==> flow/design.v <==
`timescale 1ns / 1ps
module axi_timer_averager_functional (
    input  logic        CLK            ,
    input  logic        RESET          ,
    input  logic        START_TIMER    ,
    input  logic        STOP_TIMER     ,
    input  logic        AVG_MSMT_ENABLE,
    input  logic [ 4:0] AVG_MSMT_LIMIT ,
    output logic [31:0] MSMT_VALUE     ,
    output logic        MSMT_VALID     ,
    output logic [63:0] AVG_MSMT_VALUE ,
    output logic [31:0] MSMT_COUNT     ,
    input  logic [ 3:0] LOAD_EN        ,
    input  logic [31:0] LOAD_DATA      ,
    input  logic [ 3:0] LOAD_STRB      
);
    function automatic logic [31:0] merge_bytes(input logic [31:0] old_value, input logic [31:0] new_value, input logic [3:0] strb);
        for (int b = 0; b < 4; b++)
            merge_bytes[b*8 +: 8] = strb[b] ? new_value[b*8 +: 8] : old_value[b*8 +: 8];
    endfunction
    logic d_start_timer;
    logic start_event  ;
    logic d_stop_timer;
    logic stop_event  ;
    localparam logic IDLE_ST = 1'b0;
    localparam logic MSMT_ST = 1'b1;
    logic [31:0] measurement_value;
    logic current_state;
    logic [31:0] avg_msmt_count;
    logic [31:0] avg_msmt_limit;
    logic [63:0] avg_msmt_value        ;
    logic [63:0] avg_msmt_value_shifted;
    logic        avg_msmt_value_valid  ;
    logic [31:0] avg_msmt_limit_rom [0:31];
    always_comb begin
        for (int i = 0; i < 32; i++)
            avg_msmt_limit_rom[i] = 32'h00000001 << i;
    end
    logic d_avg_msmt_enable;
    logic avg_msmt_event;
    always_ff @(posedge CLK) begin : MSMT_COUNT_processing  
        if (RESET)
            MSMT_COUNT <= 32'd1;
        else
            MSMT_COUNT <= avg_msmt_count + 1;
    end 
    always_comb begin 
        MSMT_VALUE = measurement_value;
    end 
    always_ff @(posedge CLK) begin 
        if (RESET)
            d_start_timer <= 1'b0;
        else
            d_start_timer <= START_TIMER ;
    end 
    always_ff @(posedge CLK) begin 
        if (RESET) begin 
            start_event <= 1'b0;
        end else if (!d_start_timer & START_TIMER) begin 
            start_event <= 1'b1;
        end else begin 
            start_event <= 1'b0;
        end 
    end 
    always_ff @(posedge CLK) begin 
        if (RESET)
            d_stop_timer <= 1'b0;
        else
            d_stop_timer <= STOP_TIMER;
    end 
    always_ff @(posedge CLK) begin 
        if (RESET) begin 
            stop_event <= 1'b0;
        end else if (!d_stop_timer & STOP_TIMER) begin 
            stop_event <= 1'b1;
        end else begin 
            stop_event <= 1'b0;
        end 
    end 
    always_ff @(posedge CLK) begin : current_state_processing 
        if (RESET) begin 
            current_state <= IDLE_ST;
        end else begin 
            case (current_state)
                IDLE_ST : 
                    if (start_event) begin 
                        current_state <= MSMT_ST;
                    end else begin 
                        current_state <= current_state;
                    end 
                MSMT_ST : 
                    if (stop_event) begin 
                        current_state <= IDLE_ST;
                    end else begin 
                        current_state <= current_state;
                    end 
                default : 
                    current_state <= current_state;
            endcase  
        end 
    end 
    always_ff @(posedge CLK) begin : measurement_value_processing 
        if (RESET) begin 
            measurement_value <= '0;
        end else if (LOAD_EN[3]) begin 
            measurement_value <= merge_bytes(measurement_value, LOAD_DATA, LOAD_STRB);
        end else begin 
            case (current_state)
                MSMT_ST : 
                    measurement_value <= measurement_value + 1;
                default : 
                    measurement_value <= '0;
            endcase  
        end 
    end 
    always_ff @(posedge CLK) begin : MSMT_VALID_processing 
        if (RESET) begin 
            MSMT_VALID <= 1'b0;
        end else begin 
            case (current_state) 
                MSMT_ST : 
                    if (stop_event) begin 
                        MSMT_VALID <= 1'b1;
                    end else begin 
                        MSMT_VALID <= 1'b0;
                    end 
                default : 
                    MSMT_VALID <= 1'b0;
            endcase  
        end 
    end 
    always_ff @(posedge CLK) begin : avg_msmt_count_processing 
        if (RESET) begin 
            avg_msmt_count <= '0;
        end else if (LOAD_EN[2]) begin 
            avg_msmt_count <= merge_bytes(avg_msmt_count, LOAD_DATA, LOAD_STRB);
        end else if ((avg_msmt_count == avg_msmt_limit) | !AVG_MSMT_ENABLE) begin 
            avg_msmt_count <= '0;
        end else begin 
            if (MSMT_VALID) begin 
                avg_msmt_count <= avg_msmt_count + 1;
            end else begin 
                avg_msmt_count <= avg_msmt_count;
            end 
        end 
    end 
    always_ff @(posedge CLK) begin : d_avg_msmt_enable_processing 
        if (RESET)
            d_avg_msmt_enable <= 1'b0;
        else
            d_avg_msmt_enable <= AVG_MSMT_ENABLE;
    end 
    always_ff @(posedge CLK) begin 
        if (RESET) begin 
            avg_msmt_event <= 1'b0;
        end else if (AVG_MSMT_ENABLE & !d_avg_msmt_enable) begin 
            avg_msmt_event <= 1'b1;
        end else begin 
            avg_msmt_event <= 1'b0;
        end 
    end 
    always_ff @(posedge CLK) begin : avg_msmt_limit_processing 
        if (RESET) begin 
            avg_msmt_limit <= '0;
        end else if (avg_msmt_event) begin 
            avg_msmt_limit <= avg_msmt_limit_rom[AVG_MSMT_LIMIT];
        end else begin 
            avg_msmt_limit <= avg_msmt_limit;
        end 
    end 
    always_ff @(posedge CLK) begin : avg_msmt_value_processing 
        if (RESET) begin 
            avg_msmt_value <= '0;
        end else if (LOAD_EN[0]) begin 
            avg_msmt_value[31:0] <= merge_bytes(avg_msmt_value[31:0], LOAD_DATA, LOAD_STRB);
        end else if (LOAD_EN[1]) begin 
            avg_msmt_value[63:32] <= merge_bytes(avg_msmt_value[63:32], LOAD_DATA, LOAD_STRB);
        end else if (avg_msmt_limit == avg_msmt_count) begin 
            avg_msmt_value <= '0;
        end else begin 
            if (AVG_MSMT_ENABLE) begin 
                if (MSMT_VALID) begin 
                        avg_msmt_value <= avg_msmt_value + measurement_value;
                end else begin 
                    avg_msmt_value <= avg_msmt_value;
                end 
            end else begin 
                avg_msmt_value <= '0;
            end 
        end 
    end 
    always_ff @(posedge CLK) begin : avg_msmt_value_shifted_processing 
        if (RESET) begin 
            avg_msmt_value_shifted <= '0;
        end else begin 
            case (AVG_MSMT_LIMIT) 
                5'h00   : avg_msmt_value_shifted <= avg_msmt_value[63:0];
                5'h01   : avg_msmt_value_shifted <= avg_msmt_value[63:1];
                5'h02   : avg_msmt_value_shifted <= avg_msmt_value[63:2];
                5'h03   : avg_msmt_value_shifted <= avg_msmt_value[63:3];
                5'h04   : avg_msmt_value_shifted <= avg_msmt_value[63:4];
                5'h05   : avg_msmt_value_shifted <= avg_msmt_value[63:5];
                5'h06   : avg_msmt_value_shifted <= avg_msmt_value[63:6];
                5'h07   : avg_msmt_value_shifted <= avg_msmt_value[63:7];
                5'h08   : avg_msmt_value_shifted <= avg_msmt_value[63:8];
                5'h09   : avg_msmt_value_shifted <= avg_msmt_value[63:9];
                5'h0a   : avg_msmt_value_shifted <= avg_msmt_value[63:10];
                5'h0b   : avg_msmt_value_shifted <= avg_msmt_value[63:11];
                5'h0c   : avg_msmt_value_shifted <= avg_msmt_value[63:12];
                5'h0d   : avg_msmt_value_shifted <= avg_msmt_value[63:13];
                5'h0e   : avg_msmt_value_shifted <= avg_msmt_value[63:14];
                5'h0f   : avg_msmt_value_shifted <= avg_msmt_value[63:15];
                5'h10   : avg_msmt_value_shifted <= avg_msmt_value[63:16];
                5'h11   : avg_msmt_value_shifted <= avg_msmt_value[63:17];
                5'h12   : avg_msmt_value_shifted <= avg_msmt_value[63:18];
                5'h13   : avg_msmt_value_shifted <= avg_msmt_value[63:19];
                5'h14   : avg_msmt_value_shifted <= avg_msmt_value[63:20];
                5'h15   : avg_msmt_value_shifted <= avg_msmt_value[63:21];
                5'h16   : avg_msmt_value_shifted <= avg_msmt_value[63:22];
                5'h17   : avg_msmt_value_shifted <= avg_msmt_value[63:23];
                5'h18   : avg_msmt_value_shifted <= avg_msmt_value[63:24];
                5'h19   : avg_msmt_value_shifted <= avg_msmt_value[63:25];
                5'h1a   : avg_msmt_value_shifted <= avg_msmt_value[63:26];
                5'h1b   : avg_msmt_value_shifted <= avg_msmt_value[63:27];
                5'h1c   : avg_msmt_value_shifted <= avg_msmt_value[63:28];
                5'h1d   : avg_msmt_value_shifted <= avg_msmt_value[63:29];
                5'h1e   : avg_msmt_value_shifted <= avg_msmt_value[63:30];
                5'h1f   : avg_msmt_value_shifted <= avg_msmt_value[63:31];
                default : avg_msmt_value_shifted <= avg_msmt_value[63:31];
            endcase  
        end 
    end 
    always_ff @(posedge CLK) begin : avg_msmt_value_valid_processing 
        if (RESET) begin 
            avg_msmt_value_valid <= 1'b0;
        end else if (avg_msmt_count == avg_msmt_limit) begin 
            avg_msmt_value_valid <= 1'b1;
        end else begin 
            avg_msmt_value_valid <= 1'b0;
        end 
    end
    always_ff @(posedge CLK) begin 
        if (RESET) begin 
            AVG_MSMT_VALUE <= '0;
        end else if (avg_msmt_value_valid) begin 
            AVG_MSMT_VALUE <= avg_msmt_value_shifted;
        end else begin 
            AVG_MSMT_VALUE <= AVG_MSMT_VALUE;
        end 
    end 
endmodule
`timescale 1 ns / 1 ps
module axi_timer_averager #(
    parameter integer DEFAULT_SAMPLES_SERIE = 2,
    parameter integer S_AXI_LITE_DATA_WIDTH = 32  ,
    parameter integer S_AXI_LITE_ADDR_WIDTH = 32
) (
    input  logic                                 CLK               ,
    input  logic                                 RESETN            ,
    input  logic [    S_AXI_LITE_ADDR_WIDTH-1:0] S_AXI_LITE_AWADDR ,
    input  logic [                          2:0] S_AXI_LITE_AWPROT ,
    input  logic                                 S_AXI_LITE_AWVALID,
    output logic                                 S_AXI_LITE_AWREADY,
    input  logic [    S_AXI_LITE_DATA_WIDTH-1:0] S_AXI_LITE_WDATA  ,
    input  logic [(S_AXI_LITE_DATA_WIDTH/8)-1:0] S_AXI_LITE_WSTRB  ,
    input  logic                                 S_AXI_LITE_WVALID ,
    output logic                                 S_AXI_LITE_WREADY ,
    output logic [                          1:0] S_AXI_LITE_BRESP  ,
    output logic                                 S_AXI_LITE_BVALID ,
    input  logic                                 S_AXI_LITE_BREADY ,
    input  logic [    S_AXI_LITE_ADDR_WIDTH-1:0] S_AXI_LITE_ARADDR ,
    input  logic [                          2:0] S_AXI_LITE_ARPROT ,
    input  logic                                 S_AXI_LITE_ARVALID,
    output logic                                 S_AXI_LITE_ARREADY,
    output logic [    S_AXI_LITE_DATA_WIDTH-1:0] S_AXI_LITE_RDATA  ,
    output logic [                          1:0] S_AXI_LITE_RRESP  ,
    output logic                                 S_AXI_LITE_RVALID ,
    input  logic                                 S_AXI_LITE_RREADY ,
    output logic [                         31:0] MSMT_VALUE        ,
    output logic                                 MSMT_VALID        ,
    input  logic                                 INTR
);
    logic [S_AXI_LITE_ADDR_WIDTH-1:0] axi_awaddr ;
    logic                             axi_awready;
    logic                             axi_wready ;
    logic [                      1:0] axi_bresp  ;
    logic                             axi_bvalid ;
    logic [S_AXI_LITE_ADDR_WIDTH-1:0] axi_araddr ;
    logic                             axi_arready;
    logic [S_AXI_LITE_DATA_WIDTH-1:0] axi_rdata  ;
    logic [                      1:0] axi_rresp  ;
    logic                             axi_rvalid ;
    localparam integer ADDR_LSB          = (S_AXI_LITE_DATA_WIDTH/32) + 1;
    localparam integer OPT_MEM_ADDR_BITS = 5                             ;
    logic                                                            slv_reg_rden                          ;
    logic                                                            slv_reg_wren                          ;
    logic [S_AXI_LITE_DATA_WIDTH-1:0]                                reg_data_out                          ;
    logic                                                            aw_en                                 ;
    logic        start_timer       ;
    logic        stop_timer        ;
    logic        avg_msmt_enable   ;
    logic [ 4:0] avg_msmt_limit    ;
    logic [31:0] msmt_count_reg    ;
    logic [63:0] avg_msmt_value_reg;
    logic [ 3:0] load_en           ;
    always_comb begin : S_AXI_LITE_processing 
        S_AXI_LITE_AWREADY = axi_awready;
        S_AXI_LITE_WREADY  = axi_wready;
        S_AXI_LITE_BRESP   = axi_bresp;
        S_AXI_LITE_BVALID  = axi_bvalid;
        S_AXI_LITE_ARREADY = axi_arready;
        S_AXI_LITE_RDATA   = axi_rdata;
        S_AXI_LITE_RRESP   = axi_rresp;
    end 
    always_ff @( posedge CLK ) begin : S_AXI_LITE_RVALID_proc
        if (~RESETN)
            S_AXI_LITE_RVALID <= 1'b0;
        else
            S_AXI_LITE_RVALID <= axi_rvalid;
    end 
    always_ff @( posedge CLK ) begin : axi_awready_proc
        if (~RESETN)
            axi_awready <= 1'b0;
        else    
            if (~axi_awready & S_AXI_LITE_AWVALID & S_AXI_LITE_WVALID & aw_en)
                axi_awready <= 1'b1;
            else 
                if (S_AXI_LITE_BREADY & axi_bvalid)
                    axi_awready <= 1'b0;
                else
                    axi_awready <= 1'b0;
    end       
    always_ff @( posedge CLK ) begin : aw_en_proc
        if (~RESETN)
            aw_en <= 1'b1;
        else
            if (~axi_awready & S_AXI_LITE_AWVALID & S_AXI_LITE_WVALID & aw_en)
                aw_en <= 1'b0;
            else 
                if (S_AXI_LITE_BREADY & axi_bvalid)
                    aw_en <= 1'b1;
    end       
    always_ff @( posedge CLK ) begin : axi_awaddr_proc
        if (~RESETN)
            axi_awaddr <= '0;
        else
            if (~axi_awready & S_AXI_LITE_AWVALID & S_AXI_LITE_WVALID & aw_en)
                axi_awaddr <= S_AXI_LITE_AWADDR;
    end       
    always_ff @( posedge CLK ) begin : axi_wready_proc
        if (~RESETN)
            axi_wready <= 1'b0;
        else    
            if (~axi_wready & S_AXI_LITE_WVALID & S_AXI_LITE_AWVALID & aw_en )
                axi_wready <= 1'b1;
            else
                axi_wready <= 1'b0;
    end       
    always_comb begin : slv_reg_wren_processing  
        slv_reg_wren = axi_wready & S_AXI_LITE_WVALID & axi_awready & S_AXI_LITE_AWVALID;
    end
    always_ff @( posedge CLK ) begin : axi_bvalid_proc
        if (~RESETN)
            axi_bvalid  <= 1'b0;
        else
            if (axi_awready & S_AXI_LITE_AWVALID & ~axi_bvalid & axi_wready & S_AXI_LITE_WVALID)
                axi_bvalid <= 1'b1;
            else
                if (S_AXI_LITE_BREADY & axi_bvalid)
                    axi_bvalid <= 1'b0; 
    end   
    always_ff @( posedge CLK ) begin : axi_bresp_proc
        if (~RESETN)
            axi_bresp   <= 2'b0;
        else
            if (axi_awready & S_AXI_LITE_AWVALID & ~axi_bvalid & axi_wready & S_AXI_LITE_WVALID)
                axi_bresp  <= 2'b0;  
    end   
    always_ff @( posedge CLK ) begin : axi_arready_proc
        if (~RESETN)
            axi_arready <= 1'b0;
        else    
            if (~axi_arready & S_AXI_LITE_ARVALID)
                axi_arready <= 1'b1;
            else
                axi_arready <= 1'b0;
    end       
    always_ff @( posedge CLK ) begin : axi_araddr_proc
        if (~RESETN)
            axi_araddr  <= 32'b0;
        else    
            if (~axi_arready & S_AXI_LITE_ARVALID)
                axi_araddr  <= S_AXI_LITE_ARADDR;
    end       
    always_ff @( posedge CLK ) begin : axi_rvalid_proc
        if (~RESETN)
            axi_rvalid <= 1'b0;
        else
            if (axi_arready & S_AXI_LITE_ARVALID & ~axi_rvalid)
                axi_rvalid <= 1'b1;
            else 
                if (axi_rvalid & S_AXI_LITE_RREADY)
                    axi_rvalid <= 1'b0;
    end    
    always_ff @( posedge CLK ) begin : axi_rresp_proc
        if (~RESETN)
            axi_rresp  <= '0;
        else
            if (axi_arready & S_AXI_LITE_ARVALID & ~axi_rvalid)
                axi_rresp  <= 2'b0;  
    end    
    always_ff @(posedge CLK) begin : slv_reg_rden_proc
        if (~RESETN)
            slv_reg_rden <= 1'b0;
        else
            slv_reg_rden <= axi_arready & S_AXI_LITE_ARVALID & ~axi_rvalid;
    end 
    always_ff @(posedge CLK) begin
        if (~RESETN)
            reg_data_out <= '0;
        else
        case ( axi_araddr[ADDR_LSB+OPT_MEM_ADDR_BITS:ADDR_LSB] )
            8'h00   : reg_data_out <= {31'b0, stop_timer};
            8'h01   : reg_data_out <= {16'b0, 3'b0, avg_msmt_limit, 7'b0, avg_msmt_enable};
            8'h02   : reg_data_out <= avg_msmt_value_reg[31:0];
            8'h03   : reg_data_out <= avg_msmt_value_reg[63:32];
            8'h04   : reg_data_out <= msmt_count_reg[31:0];
            default : reg_data_out <= '0;
        endcase
    end
    always_ff @(posedge CLK) begin
        if (~RESETN)
            axi_rdata <= '0;
        else if (slv_reg_rden)
            axi_rdata <= reg_data_out;      
    end    
    always_ff @(posedge CLK) begin : stop_timer_processing 
        if (~RESETN) begin 
            stop_timer <= 1'b0;
        end else begin 
            if (slv_reg_wren) begin 
                if (axi_awaddr[ADDR_LSB + OPT_MEM_ADDR_BITS : ADDR_LSB] == 0) begin 
                    if (S_AXI_LITE_WSTRB[0]) begin 
                        stop_timer <= S_AXI_LITE_WDATA[0];
                    end else begin 
                        stop_timer <= 1'b0;
                    end 
                end else begin 
                    stop_timer <= 1'b0;
                end 
            end else begin 
                stop_timer <= 1'b0;
            end 
        end 
    end 
    always_ff @(posedge CLK) begin : avg_msmt_enable_processing 
        if (~RESETN) begin 
            avg_msmt_enable <= 1'b0;
        end else begin 
            if (slv_reg_wren) begin 
                if (axi_awaddr[ADDR_LSB + OPT_MEM_ADDR_BITS : ADDR_LSB] == 1) begin 
                    if (S_AXI_LITE_WSTRB[0]) begin 
                        avg_msmt_enable <= S_AXI_LITE_WDATA[0];
                    end else begin 
                        avg_msmt_enable <= avg_msmt_enable;
                    end 
                end else begin 
                    avg_msmt_enable <= avg_msmt_enable;
                end 
            end else begin 
                avg_msmt_enable <= avg_msmt_enable;
            end 
        end 
    end 
    always_ff @(posedge CLK) begin : avg_msmt_limit_processing 
        if (~RESETN) begin 
            avg_msmt_limit <= DEFAULT_SAMPLES_SERIE;
        end else begin 
            if (slv_reg_wren) begin 
                if (axi_awaddr[ADDR_LSB + OPT_MEM_ADDR_BITS : ADDR_LSB] == 1) begin 
                    if (S_AXI_LITE_WSTRB[1]) begin 
                        avg_msmt_limit <= S_AXI_LITE_WDATA[12:8];
                    end else begin 
                        avg_msmt_limit <= avg_msmt_limit;
                    end 
                end else begin 
                    avg_msmt_limit <= avg_msmt_limit;
                end 
            end else begin 
                avg_msmt_limit <= avg_msmt_limit;
            end 
        end 
    end 
    always_ff @(posedge CLK) begin : start_timer_processing 
        if (~RESETN)
            start_timer <= 1'b0;
        else
            start_timer <= INTR;
    end 
    always_comb begin : load_en_processing 
        load_en[0] = slv_reg_wren & (axi_awaddr[ADDR_LSB + OPT_MEM_ADDR_BITS : ADDR_LSB] == 2);
        load_en[1] = slv_reg_wren & (axi_awaddr[ADDR_LSB + OPT_MEM_ADDR_BITS : ADDR_LSB] == 3);
        load_en[2] = slv_reg_wren & (axi_awaddr[ADDR_LSB + OPT_MEM_ADDR_BITS : ADDR_LSB] == 4);
        load_en[3] = slv_reg_wren & (axi_awaddr[ADDR_LSB + OPT_MEM_ADDR_BITS : ADDR_LSB] == 5);
    end
    axi_timer_averager_functional axi_timer_averager_functional_inst (
        .CLK            (CLK               ),
        .RESET          (~RESETN           ),
        .START_TIMER    (start_timer       ),
        .STOP_TIMER     (stop_timer        ),
        .AVG_MSMT_ENABLE(avg_msmt_enable   ),
        .AVG_MSMT_LIMIT (avg_msmt_limit    ),
        .MSMT_VALUE     (MSMT_VALUE        ),
        .MSMT_VALID     (MSMT_VALID        ),
        .AVG_MSMT_VALUE (avg_msmt_value_reg),
        .MSMT_COUNT     (msmt_count_reg    ),
        .LOAD_EN        (load_en           ),
        .LOAD_DATA      (S_AXI_LITE_WDATA  ),
        .LOAD_STRB      (S_AXI_LITE_WSTRB  )
    );
endmodule
Reports on axi_timer_averager
Tool output for the design above, in the order of the flow.
Lines are those of the file above, counted from 1.
Cell names lack the library's common part.
The mark n/a stands for no value.

set-up
  design top = axi_timer_averager
  clock port = CLK
  library = sky130hd
  corner = tt_025C_1v80

Word-level counts
Source: Yosys, flattened and elaborated. Widths are those after wreduce. Registers that Yosys merges into a memory's read port (data or address) are not register bits. Print and check cells do not count.

bit counts
  bits in latches = 0
  clocked read ports x word width = 0
  bits in read-only memories = 0
  memory bits (writable) = 0
  output and inout port bits = 74
  word-level cells = 207
  bits in registers = 425
  memories kept = 0

cells by class
  div/mod/pow operators = 0
  reductions and logical operators = 27
  $mul = 0
  equal/unequal tests = 61
  add/subtract/negate cells = 3
  multiplexer cells = 38
  shift-type cells = 0
  bitwise gates (word level) = 33
  order comparisons = 0

operator list
  cell                                                                      number
  64-bit parallel mux with 32-bit select                                    1
  32-bit parallel mux with 32-bit select                                    1
  32-bit 2-to-1 mux                                                         14
  32-bit parallel mux with 5-bit select                                     1
  5-bit == test (second input constant)                                     16
  32-bit by 1-bit adder with 32-bit output (second input constant)          2
  32-bit == test                                                            2
  64-bit by 32-bit adder with 64-bit output                                 1
  5-bit by 4-bit == test with 1-bit output (second input constant)          8
  2-bit inequality test (second input constant)                             17
  8-bit 2-to-1 mux                                                          4
  3-bit AND reduction                                                       10
  1-bit AND                                                                 25
  6-bit by 2-bit == test with 1-bit output (second input constant)          4
  5-bit by 3-bit == test with 1-bit output (second input constant)          4
  6-bit by 3-bit == test with 1-bit output (second input constant)          3
  1-bit 2-to-1 mux                                                          16
  6-bit by 1-bit == test with 1-bit output (second input constant)          2
  6-bit zero test                                                           2
  2-bit AND reduction                                                       5
  5-bit by 2-bit == test with 1-bit output (second input constant)          2
  4-bit by 1-bit inequality test with 1-bit output (second input constant)  2
  1-bit NOT                                                                 7
  2-bit nonzero test                                                        3
  5-bit by 1-bit == test with 1-bit output (second input constant)          1
  5-bit zero test                                                           1
  1-bit zero test                                                           4
  4-bit AND reduction                                                       1

Other operator kinds: 3; their cells: 3.

Longest topological paths
Yosys ltp: most cells in a row. Word level: on the elaborated netlist, between registers, memories and ports. Mapped: between sequential cells and ports; inverters and the memories' decode and read muxes count.

logic depth
  word-level depth = 6
  ABC_AREA = 0
  gate-level depth with buffers = 11

After synthesis
The flow's flattened synthesis, as Yosys stat reports it; memories are mapped. The netlist is that of the ABC_AREA named above (0 if unset); the other value can give another one.
Totals and module areas in this step are rounded.

mapped netlist
  mapped area = 28000 sq um
  standard cells after synthesis = 3579
  flip-flops = 421

cell types
  cell      number
  dfxtp_1   421
  a221oi_1  226
  a22oi_1   257
  a22o_1    210
  mux2i_1   161
  nor2_1    425
  clkbuf_1  393
  nand4_1   141
  a222oi_1  78
  a21oi_1   132
  nand2_1   142
  nor3_1    95
  o21ai_0   86
  ha_1      34
  nand3_1   85
  xor2_1    48
  xnor2_1   43
  a211oi_1  45

Other cell types: 76; their cells: 557.
The figures by module come from a second, unflattened synthesis with its own total; it is not the netlist above.

unflattened totals
  cell total of the unflattened synthesis = 3682
  area (unflattened synthesis) = 29000 sq um

Rows give one instance, submodules left out.

modules
  module                         area (sq um)  sequential area (sq um)  times used  cells
  axi_timer_averager_functional  25000         6600                     1           3271
  axi_timer_averager             4000          1800                     1           411

Worst setup path after synthesis
OpenSTA on the mapped netlist: ideal clock, no wires. The path of least setup slack (recovery checks aside). Input and output delay are each 20% of the period. Register names are those of the netlist, which keeps one name where synthesis merged equal registers.

timing path post-synthesis
  path kind = input -> register
  start point = input port S_AXI_LITE_WVALID
  end point = register axi_timer_averager_functional_inst.measurement_value[21]
  driving pins on the path = 8
  clock period = 8.0 ns
  arrival time = 3.253 ns
  path delay = 1.775 ns
  slack = 4.625 ns
  required time = 7.878 ns
  external input delay = 1.600 ns
  buffers on the path = 2
  synthesis period reached = 3.375 ns

"path delay" = arrival - input delay + setup time.
"driving pins on the path" counts driving pins, that of a launching flip-flop among them; a cell with two outputs on the path counts twice.
"synthesis period reached" is the clock period less the worst setup slack; recovery checks do not enter. This is arithmetic on one report: input and output delays are still those of the set period (20% each).
Between the ends stands the longest chain of elaborated cells between them, by number of cells; it is not shown to be the way that was timed. Of several equally long chains one is given.
A line is the first line of the expression or statement that the cell stems from. Yosys adds cells for indexed reads and writes and turns some case tables into memories.
A register here has more assigning lines than the two given.

between the ends, post-synthesis
  cells stage by stage = nand4_1 > nor3_1 > nand4_1 > nand2_1 > buf_1 > clkbuf_1 > o22ai_1 > o311a_1
  cells in the longest elaborated chain = 5
  elaborated cells between the ends (all ways) = 6
  source lines of those cells = 3

RTL lines, path post-synthesis
  element                 line  text
  start, declared         266   input  logic                                 S_AXI_LITE_WVALID ,
  1-bit AND (3 in a row)  360   slv_reg_wren = axi_wready & S_AXI_LITE_WVALID & axi_awready & S_AXI_LITE_AWVALID;
  1-bit AND               504   load_en[3] = slv_reg_wren & (axi_awaddr[ADDR_LSB + OPT_MEM_ADDR_BITS : ADDR_LSB] == 5);
  32-bit 2-to-1 mux       105   end else if (LOAD_EN[3]) begin
  end, assigned           106   measurement_value <= merge_bytes(measurement_value, LOAD_DATA, LOAD_STRB);
  end, assigned           110   measurement_value <= measurement_value + 1;
  end, declared           27    logic [31:0] measurement_value;

Path in the finished layout
From the final timing report of flow run 1: the path of least setup slack in the routed layout; clock arrival at registers is part of the times.

timing path after layout
  path kind = input -> register
  start point = input port S_AXI_LITE_WVALID
  end point = register axi_timer_averager_functional_inst.avg_msmt_value[52]
  driving pins on the path = 9
  external input delay = 1.60 ns
  required time = 8.50 ns
  clock period = 8.0 ns
  buffers on the path = 1
  arrival time = 4.97 ns
  slack = 3.54 ns

Between the ends stands the longest chain of elaborated cells between them, by number of cells; it is not shown to be the way that was timed. Of several equally long chains one is given.
A register here has more assigning lines than the two given.

between the ends, after layout
  cells stage by stage = clkdlybuf4s50_1 > nand4_1 > or3_1 > nor2_4 > nand2_1 > o21ai_1 > nand2_1 > o311ai_1 > a31oi_1
  cells in the longest elaborated chain = 6
  elaborated cells between the ends (all ways) = 10
  source lines of those cells = 4

RTL lines, path after layout
  element                 line  text
  start, declared         266   input  logic                                 S_AXI_LITE_WVALID ,
  1-bit AND (3 in a row)  360   slv_reg_wren = axi_wready & S_AXI_LITE_WVALID & axi_awready & S_AXI_LITE_AWVALID;
  1-bit AND               502   load_en[1] = slv_reg_wren & (axi_awaddr[ADDR_LSB + OPT_MEM_ADDR_BITS : ADDR_LSB] == 3);
  2-bit inequality test   n/a
  3-bit AND reduction     n/a
  end, assigned           183   avg_msmt_value <= avg_msmt_value + measurement_value;
  end, assigned           185   avg_msmt_value <= avg_msmt_value;
  end, declared           31    logic [63:0] avg_msmt_value        ;

Ticket comment

Design axi_timer_averager on sky130hd. What follows are 5 stored runs of the flow, each under its own settings; their order means nothing. The constraints put input and output delay at 20% of the set period each and load the outputs with 0.01 pF.
"clock period reached": clock period set for the run, less the worst setup slack. It is reckoned from that one timing run; input and output delays stay at 20% of the period that was set.
"time used up by the worst setup path": the worst setup path's part of the clock period (all of it between registers, 20% less for each end at a port) less its slack. A launch clock that arrives late makes it longer, a capture clock that arrives late makes it shorter.
"total design power" is the tool's figure for a default switching activity; nothing was simulated.
Values from the reports are rounded here.
Among the settings, . means not set for that run.
Among the results, . means that no value is shown for the run.

setting or result                                          flow run 1         flow run 2            flow run 3  flow run 4            flow run 5
CELL_PAD_IN_SITES_DETAIL_PLACEMENT                         1                  1                     1           2                     1
CELL_PAD_IN_SITES_GLOBAL_PLACEMENT                         2                  2                     2           1                     2
CORE_UTILIZATION                                           35                 35                    53          35                    35
GPL_ROUTABILITY_DRIVEN                                     1                  1                     1           1                     1
period_ns                                                  8.0                4.58                  7.87        8.0                   6.82
CAP_MARGIN                                                 20                 20                    25          5                     20
CORE_MARGIN                                                2                  2                     2           2                     2
SLEW_MARGIN                                                20                 20                    20          35                    20
SETUP_SLACK_MARGIN                                         .                  1.11                  0.18        -0.64                 .
ABC_AREA                                                   .                  .                     0           1                     .
MIN_ROUTING_LAYER                                          .                  .                     met2        met1                  .
TNS_END_PERCENT                                            .                  .                     75          .                     .
CTS_CLUSTER_SIZE                                           .                  .                     .           13                    .
MAX_ROUTING_LAYER                                          .                  .                     .           met4                  .
PLACE_DENSITY_LB_ADDON                                     .                  .                     .           0.13                  .
time used up by the worst setup path (ns)                  2.86               3.67                  .           4.60                  4.40
worst path kind                                            input -> register  register -> register  .           register -> register  register -> register
area of the standard cells in the finished layout (sq um)  32000              33000                 .           35000                 32000
clock period reached (ns)                                  4.461              3.672                 .           4.602                 4.401
final utilization                                          0.4                0.41                  .           0.39                  0.4
worst hold slack after layout (ns)                         0.39               0.39                  .           0.38                  0.38
setup slack of the worst path (ns)                         3.5                0.91                  .           3.4                   2.4
total design power (mW)                                    4.8                8.4                   .           4.7                   5.6
total negative setup slack (ns)                            0.000              0.000                 .           0.000                 0.000
area of the die (sq um)                                    83000              83000                 .           93000                 83000
synthesis area (sq um)                                     28000              28000                 .           32000                 28000

Flow run 3: no final report: placement broke off with GPL-0301
